==> flow/design.v <==
`timescale 1ns / 1ps
module atomik_delta_acc #(
    parameter DELTA_WIDTH = 64       
)(
    input  wire                     clk,             
    input  wire                     rst_n,           
    input  wire [DELTA_WIDTH-1:0]   delta_in,        
    input  wire                     delta_valid,     
    input  wire [DELTA_WIDTH-1:0]   initial_state_in,    
    input  wire                     load_initial,        
    output wire [DELTA_WIDTH-1:0]   initial_state_out,       
    output wire [DELTA_WIDTH-1:0]   delta_accumulator_out,   
    output wire                     accumulator_zero     
);
    reg [DELTA_WIDTH-1:0] initial_state;
    reg [DELTA_WIDTH-1:0] delta_accumulator;
    always @(posedge clk or negedge rst_n) begin
        if (!rst_n) begin
            initial_state     <= {DELTA_WIDTH{1'b0}};
            delta_accumulator <= {DELTA_WIDTH{1'b0}};
        end
        else begin
            if (load_initial) begin
                initial_state     <= initial_state_in;
                delta_accumulator <= {DELTA_WIDTH{1'b0}};   
            end
            if (delta_valid) begin
                delta_accumulator <= delta_accumulator ^ delta_in;
            end
        end
    end
    assign initial_state_out     = initial_state;
    assign delta_accumulator_out = delta_accumulator;
    assign accumulator_zero = ~(|delta_accumulator);
endmodule
`timescale 1ns / 1ps
module atomik_parallel_acc #(
    parameter DELTA_WIDTH = 64,      
    parameter N_BANKS     = 4,       
    parameter BANK_SEL_W  = (N_BANKS > 1) ? $clog2(N_BANKS) : 1   
)(
    input  wire                              clk,
    input  wire                              rst_n,
    input  wire [DELTA_WIDTH-1:0]            delta_in,
    input  wire                              delta_valid,
    input  wire [N_BANKS*DELTA_WIDTH-1:0]    delta_parallel_in,
    input  wire [N_BANKS-1:0]                delta_parallel_valid,
    input  wire                              parallel_mode,
    input  wire [DELTA_WIDTH-1:0]            initial_state_in,
    input  wire                              load_initial,
    output wire [DELTA_WIDTH-1:0]            current_state,
    output wire [DELTA_WIDTH-1:0]            merged_accumulator,
    output wire                              accumulator_zero,
    output wire [BANK_SEL_W-1:0]             current_bank,
    output wire [N_BANKS-1:0]                bank_active
);
    reg [DELTA_WIDTH-1:0] initial_state  ;
    reg [BANK_SEL_W-1:0] bank_sel;
    always @(posedge clk or negedge rst_n) begin
        if (!rst_n) begin
            initial_state <= {DELTA_WIDTH{1'b0}};
        end
        else if (load_initial) begin
            initial_state <= initial_state_in;
        end
    end
    always @(posedge clk or negedge rst_n) begin
        if (!rst_n) begin
            bank_sel <= {BANK_SEL_W{1'b0}};
        end
        else if (load_initial) begin
            bank_sel <= {BANK_SEL_W{1'b0}};
        end
        else if (!parallel_mode && delta_valid) begin
            if (bank_sel == N_BANKS - 1)
                bank_sel <= {BANK_SEL_W{1'b0}};
            else
                bank_sel <= bank_sel + 1'b1;
        end
    end
    wire [N_BANKS-1:0] bank_delta_valid;
    wire [DELTA_WIDTH-1:0] bank_delta_in [0:N_BANKS-1];
    genvar gi;
    generate
        for (gi = 0; gi < N_BANKS; gi = gi + 1) begin : bank_input_mux
            assign bank_delta_valid[gi] = parallel_mode
                ? delta_parallel_valid[gi]
                : (delta_valid && (bank_sel == gi));
            assign bank_delta_in[gi] = parallel_mode
                ? delta_parallel_in[(gi+1)*DELTA_WIDTH-1 -: DELTA_WIDTH]
                : delta_in;
        end
    endgenerate
    wire [DELTA_WIDTH-1:0] bank_acc [0:N_BANKS-1];
    generate
        for (gi = 0; gi < N_BANKS; gi = gi + 1) begin : banks
            atomik_delta_acc #(
                .DELTA_WIDTH(DELTA_WIDTH)
            ) u_bank (
                .clk                  (clk),
                .rst_n                (rst_n),
                .delta_in             (bank_delta_in[gi]),
                .delta_valid          (bank_delta_valid[gi]),
                .initial_state_in     ({DELTA_WIDTH{1'b0}}),
                .load_initial         (load_initial),
                .initial_state_out    (),   
                .delta_accumulator_out(bank_acc[gi]),
                .accumulator_zero     ()    
            );
        end
    endgenerate
    wire [DELTA_WIDTH-1:0] merge_node [0:2*N_BANKS-2];
    generate
        for (gi = 0; gi < N_BANKS; gi = gi + 1) begin : merge_leaf
            assign merge_node[gi] = bank_acc[gi];
        end
        for (gi = 0; gi < N_BANKS - 1; gi = gi + 1) begin : merge_inner
            assign merge_node[N_BANKS + gi] = merge_node[2*gi] ^ merge_node[2*gi + 1];
        end
    endgenerate
    wire [DELTA_WIDTH-1:0] merged_acc_comb  ;
    assign merged_acc_comb = merge_node[2*N_BANKS - 2];
    wire [DELTA_WIDTH-1:0] state_recon  ;
    assign state_recon        = initial_state ^ merged_acc_comb;
    assign current_state      = state_recon;
    assign merged_accumulator = merged_acc_comb;
    assign accumulator_zero   = ~(|merged_acc_comb);
    assign current_bank = bank_sel;
    assign bank_active  = bank_delta_valid;
endmodule
module atomik_top_parallel #(
    parameter integer SYS_CLK_HZ = 94_500_000,
    parameter integer BAUD_RATE  = 115200,
    parameter integer N_BANKS    = 4
)(
    input  wire       sys_clk,
    input  wire       sys_rst_n,
    input  wire       uart_rx,
    output wire       uart_tx,
    output wire [5:0] led
);
    wire clk_int;
    wire pll_lock;
    assign clk_int  = sys_clk;
    assign pll_lock = 1'b1;
    reg [15:0] por_cnt;
    always @(posedge sys_clk or negedge sys_rst_n) begin
        if (!sys_rst_n)
            por_cnt <= 16'd0;
        else if (por_cnt != 16'hFFFF)
            por_cnt <= por_cnt + 16'd1;
    end
    wire por_done = (por_cnt == 16'hFFFF);
    reg [2:0] rst_sync;
    always @(posedge clk_int or negedge sys_rst_n) begin
        if (!sys_rst_n)
            rst_sync <= 3'b000;
        else
            rst_sync <= {rst_sync[1:0], (por_done & pll_lock)};
    end
    wire internal_rst_n = rst_sync[2];
    reg [23:0] heartbeat_cnt;
    always @(posedge clk_int or negedge internal_rst_n) begin
        if (!internal_rst_n)
            heartbeat_cnt <= 24'd0;
        else
            heartbeat_cnt <= heartbeat_cnt + 24'd1;
    end
    localparam integer BAUD_DIV = SYS_CLK_HZ / BAUD_RATE;
    localparam integer HALF_BIT = BAUD_DIV / 2;
    reg [15:0] rx_baud_cnt;
    reg [3:0]  rx_bit_cnt;
    reg [7:0]  rx_shift;
    reg [7:0]  rx_data;
    reg        rx_valid;
    reg [1:0]  rx_state;
    reg [2:0]  rx_sync;
    wire rx_pin = rx_sync[2];
    always @(posedge clk_int or negedge internal_rst_n) begin
        if (!internal_rst_n)
            rx_sync <= 3'b111;
        else
            rx_sync <= {rx_sync[1:0], uart_rx};
    end
    localparam RX_IDLE  = 2'd0;
    localparam RX_START = 2'd1;
    localparam RX_DATA  = 2'd2;
    localparam RX_STOP  = 2'd3;
    always @(posedge clk_int or negedge internal_rst_n) begin
        if (!internal_rst_n) begin
            rx_state    <= RX_IDLE;
            rx_baud_cnt <= 16'd0;
            rx_bit_cnt  <= 4'd0;
            rx_shift    <= 8'd0;
            rx_data     <= 8'd0;
            rx_valid    <= 1'b0;
        end else begin
            rx_valid <= 1'b0;
            case (rx_state)
                RX_IDLE: begin
                    if (!rx_pin) begin
                        rx_state    <= RX_START;
                        rx_baud_cnt <= 16'd0;
                    end
                end
                RX_START: begin
                    if (rx_baud_cnt == HALF_BIT[15:0]) begin
                        if (!rx_pin) begin
                            rx_state    <= RX_DATA;
                            rx_baud_cnt <= 16'd0;
                            rx_bit_cnt  <= 4'd0;
                        end else begin
                            rx_state <= RX_IDLE;
                        end
                    end else begin
                        rx_baud_cnt <= rx_baud_cnt + 16'd1;
                    end
                end
                RX_DATA: begin
                    if (rx_baud_cnt == BAUD_DIV[15:0] - 1) begin
                        rx_baud_cnt <= 16'd0;
                        rx_shift    <= {rx_pin, rx_shift[7:1]};
                        if (rx_bit_cnt == 4'd7)
                            rx_state <= RX_STOP;
                        else
                            rx_bit_cnt <= rx_bit_cnt + 4'd1;
                    end else begin
                        rx_baud_cnt <= rx_baud_cnt + 16'd1;
                    end
                end
                RX_STOP: begin
                    if (rx_baud_cnt == BAUD_DIV[15:0] - 1) begin
                        rx_data  <= rx_shift;
                        rx_valid <= 1'b1;
                        rx_state <= RX_IDLE;
                    end else begin
                        rx_baud_cnt <= rx_baud_cnt + 16'd1;
                    end
                end
            endcase
        end
    end
    reg [15:0] tx_baud_cnt;
    reg [3:0]  tx_bit_cnt;
    reg [7:0]  tx_shift;
    reg        tx_busy;
    reg        tx_out;
    reg        tx_start;
    reg [7:0]  tx_data;
    assign uart_tx = tx_out;
    always @(posedge clk_int or negedge internal_rst_n) begin
        if (!internal_rst_n) begin
            tx_baud_cnt <= 16'd0;
            tx_bit_cnt  <= 4'd0;
            tx_shift    <= 8'hFF;
            tx_busy     <= 1'b0;
            tx_out      <= 1'b1;
        end else begin
            if (!tx_busy && tx_start) begin
                tx_shift    <= tx_data;
                tx_busy     <= 1'b1;
                tx_bit_cnt  <= 4'd0;
                tx_baud_cnt <= 16'd0;
                tx_out      <= 1'b0;
            end else if (tx_busy) begin
                if (tx_baud_cnt == BAUD_DIV[15:0] - 1) begin
                    tx_baud_cnt <= 16'd0;
                    tx_bit_cnt  <= tx_bit_cnt + 4'd1;
                    case (tx_bit_cnt)
                        4'd0, 4'd1, 4'd2, 4'd3, 4'd4, 4'd5, 4'd6, 4'd7: begin
                            tx_out   <= tx_shift[0];
                            tx_shift <= {1'b1, tx_shift[7:1]};
                        end
                        4'd8: tx_out <= 1'b1;
                        4'd9: begin
                            tx_busy <= 1'b0;
                            tx_out  <= 1'b1;
                        end
                        default: begin
                            tx_busy <= 1'b0;
                            tx_out  <= 1'b1;
                        end
                    endcase
                end else begin
                    tx_baud_cnt <= tx_baud_cnt + 16'd1;
                end
            end
        end
    end
    reg         par_delta_valid;
    reg  [63:0] par_delta_in;
    reg         par_load_initial;
    reg  [63:0] par_initial_state_in;
    wire [63:0] par_current_state;
    wire [63:0] par_merged_acc;
    wire        par_acc_zero;
    atomik_parallel_acc #(
        .DELTA_WIDTH (64),
        .N_BANKS     (N_BANKS)
    ) u_parallel_acc (
        .clk                  (clk_int),
        .rst_n                (internal_rst_n),
        .delta_in             (par_delta_in),
        .delta_valid          (par_delta_valid),
        .delta_parallel_in    ({N_BANKS*64{1'b0}}),
        .delta_parallel_valid ({N_BANKS{1'b0}}),
        .parallel_mode        (1'b0),    
        .initial_state_in     (par_initial_state_in),
        .load_initial         (par_load_initial),
        .current_state        (par_current_state),
        .merged_accumulator   (par_merged_acc),
        .accumulator_zero     (par_acc_zero),
        .current_bank         (),
        .bank_active          ()
    );
    localparam CMD_IDLE      = 4'd0;
    localparam CMD_LOAD      = 4'd1;
    localparam CMD_ACCUM     = 4'd2;
    localparam CMD_READ      = 4'd3;
    localparam CMD_READ_WAIT = 4'd4;
    localparam CMD_STATUS    = 4'd5;
    localparam CMD_TX_START  = 4'd7;
    localparam CMD_TX_WAIT   = 4'd8;
    localparam CMD_TX_DONE   = 4'd9;
    reg [3:0]  cmd_state;
    reg [3:0]  byte_cnt;
    reg [63:0] cmd_buffer;
    reg [63:0] tx_buffer;
    reg [3:0]  tx_byte_cnt;
    reg [3:0]  tx_bytes_total;
    reg        cmd_active;
    always @(posedge clk_int or negedge internal_rst_n) begin
        if (!internal_rst_n) begin
            cmd_state            <= CMD_IDLE;
            byte_cnt             <= 4'd0;
            cmd_buffer           <= 64'd0;
            tx_buffer            <= 64'd0;
            tx_byte_cnt          <= 4'd0;
            tx_bytes_total       <= 4'd0;
            tx_start             <= 1'b0;
            tx_data              <= 8'd0;
            cmd_active           <= 1'b0;
            par_delta_valid      <= 1'b0;
            par_delta_in         <= 64'd0;
            par_load_initial     <= 1'b0;
            par_initial_state_in <= 64'd0;
        end else begin
            tx_start         <= 1'b0;
            par_delta_valid  <= 1'b0;
            par_load_initial <= 1'b0;
            case (cmd_state)
                CMD_IDLE: begin
                    cmd_active <= 1'b0;
                    if (rx_valid) begin
                        case (rx_data)
                            8'h4C: begin   
                                cmd_state  <= CMD_LOAD;
                                byte_cnt   <= 4'd0;
                                cmd_buffer <= 64'd0;
                                cmd_active <= 1'b1;
                            end
                            8'h41: begin   
                                cmd_state  <= CMD_ACCUM;
                                byte_cnt   <= 4'd0;
                                cmd_buffer <= 64'd0;
                                cmd_active <= 1'b1;
                            end
                            8'h52: begin   
                                cmd_state  <= CMD_READ;
                                cmd_active <= 1'b1;
                            end
                            8'h53: begin   
                                cmd_state  <= CMD_STATUS;
                                cmd_active <= 1'b1;
                            end
                            default: ;
                        endcase
                    end
                end
                CMD_LOAD: begin
                    if (rx_valid) begin
                        cmd_buffer <= {cmd_buffer[55:0], rx_data};
                        if (byte_cnt == 4'd7) begin
                            par_initial_state_in <= {cmd_buffer[55:0], rx_data};
                            par_load_initial     <= 1'b1;
                            cmd_state            <= CMD_IDLE;
                            cmd_active           <= 1'b0;
                        end else begin
                            byte_cnt <= byte_cnt + 4'd1;
                        end
                    end
                end
                CMD_ACCUM: begin
                    if (rx_valid) begin
                        cmd_buffer <= {cmd_buffer[55:0], rx_data};
                        if (byte_cnt == 4'd7) begin
                            par_delta_in    <= {cmd_buffer[55:0], rx_data};
                            par_delta_valid <= 1'b1;
                            cmd_state       <= CMD_IDLE;
                            cmd_active      <= 1'b0;
                        end else begin
                            byte_cnt <= byte_cnt + 4'd1;
                        end
                    end
                end
                CMD_READ: begin
                    cmd_state <= CMD_READ_WAIT;
                end
                CMD_READ_WAIT: begin
                    tx_buffer      <= par_current_state;
                    tx_byte_cnt    <= 4'd0;
                    tx_bytes_total <= 4'd8;
                    cmd_state      <= CMD_TX_START;
                end
                CMD_STATUS: begin
                    tx_buffer      <= {par_acc_zero, 63'd0};
                    tx_byte_cnt    <= 4'd0;
                    tx_bytes_total <= 4'd1;
                    cmd_state      <= CMD_TX_START;
                end
                CMD_TX_START: begin
                    if (tx_byte_cnt < tx_bytes_total) begin
                        tx_data     <= tx_buffer[63:56];
                        tx_buffer   <= {tx_buffer[55:0], 8'd0};
                        tx_start    <= 1'b1;
                        tx_byte_cnt <= tx_byte_cnt + 4'd1;
                        cmd_state   <= CMD_TX_WAIT;
                    end else begin
                        cmd_state <= CMD_IDLE;
                    end
                end
                CMD_TX_WAIT: begin
                    if (tx_busy)
                        cmd_state <= CMD_TX_DONE;
                end
                CMD_TX_DONE: begin
                    if (!tx_busy) begin
                        if (tx_byte_cnt < tx_bytes_total)
                            cmd_state <= CMD_TX_START;
                        else
                            cmd_state <= CMD_IDLE;
                    end
                end
                default: cmd_state <= CMD_IDLE;
            endcase
        end
    end
    reg [19:0] rx_activity;
    always @(posedge clk_int or negedge internal_rst_n) begin
        if (!internal_rst_n)
            rx_activity <= 20'd0;
        else if (rx_valid)
            rx_activity <= 20'hFFFFF;
        else if (rx_activity != 20'd0)
            rx_activity <= rx_activity - 20'd1;
    end
    assign led[5] = ~pll_lock;
    assign led[4] = ~heartbeat_cnt[23];
    assign led[3] = ~cmd_active;
    assign led[2] = ~par_acc_zero;
    assign led[1] = ~tx_busy;
    assign led[0] = ~(rx_activity != 20'd0);
endmodule
==> Tool chain data of atomik_top_parallel <==
The steps from the RTL of atomik_top_parallel to its reports follow in flow order.
Lines are those of the file above, counted from 1.
Operators carry their Yosys type and port widths (W data, S select, Z words).
{ "design": {"design": "atomik_top_parallel", "clock": "sys_clk", "cell_library": "sky130hd", "lib_corner": "tt_025C_1v80"} }

==> After elaboration <==
Yosys after proc, flatten, opt, wreduce and memory -nomap, before mapping. Print and check cells are not counted.
{ "classes": {"addsub": 10, "n_cmp": 1, "equal": 50, "mux": 81, "n_logic": 13, "n_reduce_logical": 49} }
{ "op_table": {"columns": ["operator", "n"], "rows": [
  ["$xor A64 B64 Y64", 8],
  ["$mux W64", 6],
  ["$pmux W64 S3", 1],
  ["$mux W56", 3],
  ["$pmux W56 S2", 1],
  ["$mux W16", 7],
  ["$mux W4", 18],
  ["$reduce_or A64 Y1", 1],
  ["$pmux W16 S4", 1],
  ["$add A16 B1 Y16 const B", 3],
  ["$mux W20", 2],
  ["$eq A4 B3 Y1 const B", 9],
  ["$eq A16 B10 Y1 const B", 2],
  ["$eq A8 B7 Y1 const B", 4],
  ["$pmux W4 S2", 4],
  ["$mux W8", 4],
  ["$ne A2 B2 Y1 const B", 14],
  ["$pmux W4 S7", 1],
  ["$reduce_bool A2 Y1", 12],
  ["$add A24 B1 Y24 const B", 1],
  ["$sub A20 B1 Y20 const B", 1],
  ["$reduce_bool A20 Y1", 1],
  ["$mux W1", 20],
  ["$mux W2", 9],
  ["$eq A16 B16 Y1 const B", 1],
  ["$ne A16 B16 Y1 const B", 1],
  ["$eq A16 B9 Y1 const B", 1],
  ["$add A4 B1 Y4 const B", 4]
]} }
Other operator kinds: 29; their cells: 64.
{ "bits": {"regBits": 733, "input_bits": 3, "out_inout_bits": 7, "elab_cells": 239} }

==> Longest topological paths <==
Longest topological path by Yosys (ltp), each cell counted once; first at word level (registers and memories cut), then after technology mapping (sequential cells cut; the memories' decode and read muxes count).
{ "logic_depth": {"depth_word": 6, "abc_area": 0, "depth_mapped": 10, "mapped_depth_nobuf": 8} }

==> Netlist <==
The flow's flattened synthesis, as Yosys stat reports it; memories are mapped. The netlist is that of the ABC_AREA named above (0 if unset); the other value can give another one.
The area totals of this step are shown rounded.
{ "mapped": {"mapped_cells": 3468, "yosys_area_um2": 34000, "seq_area_um2": 18500, "flip_flops": 738} }
{ "by_type": {"columns": ["cell_type", "n", "area_total_um2"], "rows": [
  ["sky130_fd_sc_hd__dfrtp_1", 724, 1.81E+04],
  ["sky130_fd_sc_hd__o21ai_0", 648, 3243.11],
  ["sky130_fd_sc_hd__nand2_1", 776, 2.91E+03],
  ["sky130_fd_sc_hd__xnor2_1", 276, 2.42E+03],
  ["sky130_fd_sc_hd__mux2_2", 202, 2.27E+03],
  ["sky130_fd_sc_hd__clkbuf_1", 164, 615.59],
  ["sky130_fd_sc_hd__nor2_1", 152, 570.547],
  ["sky130_fd_sc_hd__dfstp_2", 14, 367.853],
  ["sky130_fd_sc_hd__a221oi_1", 39, 341.578],
  ["sky130_fd_sc_hd__xor2_1", 33, 289.027],
  ["sky130_fd_sc_hd__ha_1", 19, 237.728],
  ["sky130_fd_sc_hd__buf_1", 61, 228.97],
  ["sky130_fd_sc_hd__nand4_1", 31, 193.936],
  ["sky130_fd_sc_hd__a21oi_1", 37, 185.178],
  ["sky130_fd_sc_hd__nand3_1", 30, 150.144],
  ["sky130_fd_sc_hd__nand2b_1", 22, 137.632],
  ["sky130_fd_sc_hd__inv_1", 36, 135.13],
  ["sky130_fd_sc_hd__and3_1", 20, 125.12]
]} }
Not listed: further types 56, cells in them 184.
The figures by module come from a second, unflattened synthesis with its own total; it is not the netlist above.
{ "hier_totals": {"hier_cells": 4664, "hier_area_um2": 48000} }
Each row is one instance without its submodules.
{ "modules": {"columns": ["module", "instances", "cells", "area_um2", "seq_area_um2"], "rows": [
  ["atomik_delta_acc #(DELTA_WIDTH=64)", 4, 496, 5720, 3200],
  ["atomik_top_parallel", 1, 1582, 17600, 10400],
  ["atomik_parallel_acc", 1, 1098, 7590, 1650]
]} }

==> Worst setup path after synthesis <==
Source: OpenSTA report_checks on the synthesized netlist (no wires, ideal clock, input and output delay 20% of the period each), path of least setup slack; recovery checks are left aside. Register names are those of the netlist, which keeps one name where synthesis merged equal registers.
{ "synth_path": {"path_type": "register -> output", "start": "register rx_activity[10]", "end": "output port led[0]", "tclk_ns": 10.0, "t_first_pin_ns": 0.000, "t_arrival_ns": 1.723, "required_ns": 8.000, "setup_slack_ns": 6.277, "delay_ns": 1.723, "driving_pins": 5, "path_buffers": 1, "period_less_setup_slack_ns": 3.723} }
"delay_ns" = arrival - input delay + setup time.
A path that ends at an output port has no setup time.
"driving_pins": output pins that drive a net of the path, with the launching flip-flop's if there is one; two outputs of one cell count as two.
"period_less_setup_slack_ns" is the clock period less the worst setup slack; recovery checks do not enter. This is arithmetic on one report: input and output delays are still those of the set period (20% each).
Between the ends stands the longest chain of elaborated cells between them, by number of cells; it is not shown to be the way that was timed. Of several equally long chains one is given.
A line is the first line of the expression or statement that the cell stems from. Yosys adds cells for indexed reads and writes and turns some case tables into memories.
At most two assigning lines are given for a register; there are more.
{ "synth_between": {"cell_sequence": "sky130_fd_sc_hd__dfrtp_1 > sky130_fd_sc_hd__or4_1 > sky130_fd_sc_hd__nor4_4 > sky130_fd_sc_hd__and2_1 > sky130_fd_sc_hd__clkbuf_1", "elab_chain_cells": 2} }
{ "synth_rtl": {"columns": ["item", "line_no", "text"], "rows": [
  ["from (decl)", 448, "reg [19:0] rx_activity;"],
  ["from (assign)", 451, "rx_activity <= 20'd0;"],
  ["from (assign)", 455, "rx_activity <= rx_activity - 20'd1;"],
  ["$reduce_bool A20 Y1", 462, "assign led[0] = ~(rx_activity != 20'd0);"],
  ["$not A1 Y1", 462, null],
  ["to (decl)", 140, "output wire [5:0] led"]
]} }

==> Path in the finished layout <==
Path of least setup slack in the final report of stored run 1 (OpenROAD, finished layout, wires in). Where an end is a register, its clock arrival counts in the times.
{ "layout_path": {"path_type": "register -> output", "start": "register u_parallel_acc.banks[3].u_bank.delta_accumulator[8]", "end": "output port led[2]", "tclk_ns": 3.65, "t_first_pin_ns": 0.65, "t_arrival_ns": 2.93, "required_ns": 2.92, "setup_slack_ns": -0.01, "driving_pins": 8, "path_buffers": 2} }
Between the ends stands the longest chain of elaborated cells between them, by number of cells; it is not shown to be the way that was timed. Of several equally long chains one is given.
At most two assigning lines are given for a register; there are more.
{ "layout_between": {"cell_sequence": "sky130_fd_sc_hd__dfrtp_1 > sky130_fd_sc_hd__xnor2_2 > sky130_fd_sc_hd__xnor2_2 > sky130_fd_sc_hd__nand4_1 > sky130_fd_sc_hd__nor4_4 > sky130_fd_sc_hd__nand4_1 > sky130_fd_sc_hd__buf_4 > sky130_fd_sc_hd__dlygate4sd2_1", "elab_chain_cells": 3} }
{ "layout_rtl": {"columns": ["item", "line_no", "text"], "rows": [
  ["from (decl)", 16, "reg [DELTA_WIDTH-1:0] delta_accumulator;"],
  ["from (assign)", 20, "delta_accumulator <= {DELTA_WIDTH{1'b0}};"],
  ["from (assign)", 28, "delta_accumulator <= delta_accumulator ^ delta_in;"],
  ["$xor A64 B64 Y64 (2 in a row)", 118, "assign merge_node[N_BANKS + gi] = merge_node[2*gi] ^ merge_node[2*gi + 1];"],
  ["$reduce_or A64 Y1", 127, "assign accumulator_zero   = ~(|merged_acc_comb);"],
  ["to (decl)", 140, "output wire [5:0] led"]
]} }

Ticket comment

Top module atomik_top_parallel; platform sky130hd; tools Yosys and OpenROAD; 4 stored runs in no particular order. Input and output delays are each 20% of the period that was set; the output load is 0.01 pF.
"achieved_clock_period_ns" means the clock period less the worst setup slack. The figure is calculated, with input and output delays left at 20% of the set period.
By "worst_path_time_ns" is meant the share of the clock period that the worst setup path is allowed (20% is reserved at inputs, 20% at outputs), minus its slack. Clock arrival times at its registers enter into it.
The results are shown rounded.

Stored run 1
==> flow/run.sh <==
#!/bin/bash
# the make line also repeats the synthesis and layout settings of config.mk as NAME=value (left out here)
make -C /OpenROAD-flow-scripts/flow DESIGN_CONFIG=/design/flow/config.mk WORK_HOME=/design/flow/orfs CLKGATE_MAP_FILE= finish
==> flow/config.mk <==
export PLATFORM = sky130hd
export DESIGN_NAME = atomik_top_parallel
export DESIGN_NICKNAME = atomik_top_parallel
export VERILOG_FILES = /design/flow/design.v
export SDC_FILE = /design/flow/constraint.sdc
export NUM_CORES = 4
export LEC_CHECK = 0
export CAP_MARGIN = 20
export CELL_PAD_IN_SITES_DETAIL_PLACEMENT = 0
export CORE_MARGIN = 2
export CORE_UTILIZATION = 58
export CTS_CLUSTER_DIAMETER = 278
export CTS_CLUSTER_SIZE = 92
export GPL_ROUTABILITY_DRIVEN = 0
export HOLD_SLACK_MARGIN = -0.04
export PLACE_DENSITY_LB_ADDON = 0.11
export SLEW_MARGIN = 40
==> flow/constraint.sdc <==
create_clock -name core_clock -period 3.65 [get_ports {sys_clk}]
set_input_delay 0.7300 -clock core_clock [delete_from_list [all_inputs] [get_ports {sys_clk}]]
set_output_delay 0.7300 -clock core_clock [all_outputs]
set_load 0.01 [all_outputs]

==> results of stored run 1, as JSON <==
{
  "die_area_um2": 60500,
  "ws_setup_ns": -0.012,
  "final_stdcell_area_um2": 35600,
  "yosys_chip_area_um2": 34000,
  "worst_path_time_ns": 2.93,
  "critical_path_kind": "register -> output",
  "achieved_clock_period_ns": 3.662
}

Stored run 2
==> flow/run.sh <==
#!/bin/bash
# the make line also repeats the synthesis and layout settings of config.mk as NAME=value (left out here)
make -C /OpenROAD-flow-scripts/flow DESIGN_CONFIG=/design/flow/config.mk WORK_HOME=/design/flow/orfs CLKGATE_MAP_FILE= finish
==> flow/config.mk <==
export PLATFORM = sky130hd
export DESIGN_NAME = atomik_top_parallel
export DESIGN_NICKNAME = atomik_top_parallel
export VERILOG_FILES = /design/flow/design.v
export SDC_FILE = /design/flow/constraint.sdc
export NUM_CORES = 4
export LEC_CHECK = 0
export CAP_MARGIN = 20
export CELL_PAD_IN_SITES_DETAIL_PLACEMENT = 0
export CORE_MARGIN = 2
export CORE_UTILIZATION = 22
export CTS_CLUSTER_DIAMETER = 278
export CTS_CLUSTER_SIZE = 92
export GPL_ROUTABILITY_DRIVEN = 0
export PLACE_DENSITY_LB_ADDON = 0.11
export SLEW_MARGIN = 40
==> flow/constraint.sdc <==
create_clock -name core_clock -period 5.43 [get_ports {sys_clk}]
set_input_delay 1.0860 -clock core_clock [delete_from_list [all_inputs] [get_ports {sys_clk}]]
set_output_delay 1.0860 -clock core_clock [all_outputs]
set_load 0.01 [all_outputs]

==> results of stored run 2, as JSON <==
{
  "die_area_um2": 158000,
  "ws_setup_ns": 0.663,
  "final_stdcell_area_um2": 36900,
  "yosys_chip_area_um2": 34000,
  "worst_path_time_ns": 3.68,
  "critical_path_kind": "register -> output",
  "achieved_clock_period_ns": 4.767
}

Stored run 3
==> flow/run.sh <==
#!/bin/bash
# the make line also repeats the synthesis and layout settings of config.mk as NAME=value (left out here)
make -C /OpenROAD-flow-scripts/flow DESIGN_CONFIG=/design/flow/config.mk WORK_HOME=/design/flow/orfs CLKGATE_MAP_FILE= finish
==> flow/config.mk <==
export PLATFORM = sky130hd
export DESIGN_NAME = atomik_top_parallel
export DESIGN_NICKNAME = atomik_top_parallel
export VERILOG_FILES = /design/flow/design.v
export SDC_FILE = /design/flow/constraint.sdc
export NUM_CORES = 4
export LEC_CHECK = 0
export CAP_MARGIN = 20
export CELL_PAD_IN_SITES_DETAIL_PLACEMENT = 2
export CELL_PAD_IN_SITES_GLOBAL_PLACEMENT = 2
export CORE_MARGIN = 2
export CORE_UTILIZATION = 20
export GPL_ROUTABILITY_DRIVEN = 1
export GPL_TIMING_DRIVEN = 1
export HOLD_SLACK_MARGIN = 0.12
export SLEW_MARGIN = 15
==> flow/constraint.sdc <==
create_clock -name core_clock -period 5.32 [get_ports {sys_clk}]
set_input_delay 1.0640 -clock core_clock [delete_from_list [all_inputs] [get_ports {sys_clk}]]
set_output_delay 1.0640 -clock core_clock [all_outputs]
set_load 0.01 [all_outputs]

==> results of stored run 3, as JSON <==
{
  "die_area_um2": 173000,
  "ws_setup_ns": 0.619,
  "final_stdcell_area_um2": 39500,
  "yosys_chip_area_um2": 34000,
  "worst_path_time_ns": 3.64,
  "critical_path_kind": "register -> output",
  "achieved_clock_period_ns": 4.701
}

Stored run 4
==> flow/run.sh <==
#!/bin/bash
# the make line also repeats the synthesis and layout settings of config.mk as NAME=value (left out here)
make -C /OpenROAD-flow-scripts/flow DESIGN_CONFIG=/design/flow/config.mk WORK_HOME=/design/flow/orfs CLKGATE_MAP_FILE= finish
==> flow/config.mk <==
export PLATFORM = sky130hd
export DESIGN_NAME = atomik_top_parallel
export DESIGN_NICKNAME = atomik_top_parallel
export VERILOG_FILES = /design/flow/design.v
export SDC_FILE = /design/flow/constraint.sdc
export NUM_CORES = 4
export LEC_CHECK = 0
export CAP_MARGIN = 20
export CORE_MARGIN = 2
export CORE_UTILIZATION = 40
export PLACE_DENSITY = 0.6
export SLEW_MARGIN = 20
==> flow/constraint.sdc <==
create_clock -name core_clock -period 10.0 [get_ports {sys_clk}]
set_input_delay 2.0000 -clock core_clock [delete_from_list [all_inputs] [get_ports {sys_clk}]]
set_output_delay 2.0000 -clock core_clock [all_outputs]
set_load 0.01 [all_outputs]

==> results of stored run 4, as JSON <==
{
  "die_area_um2": 87300,
  "ws_setup_ns": 4.36,
  "final_stdcell_area_um2": 37700,
  "yosys_chip_area_um2": 34000,
  "worst_path_time_ns": 3.64,
  "critical_path_kind": "register -> output",
  "achieved_clock_period_ns": 5.635
}
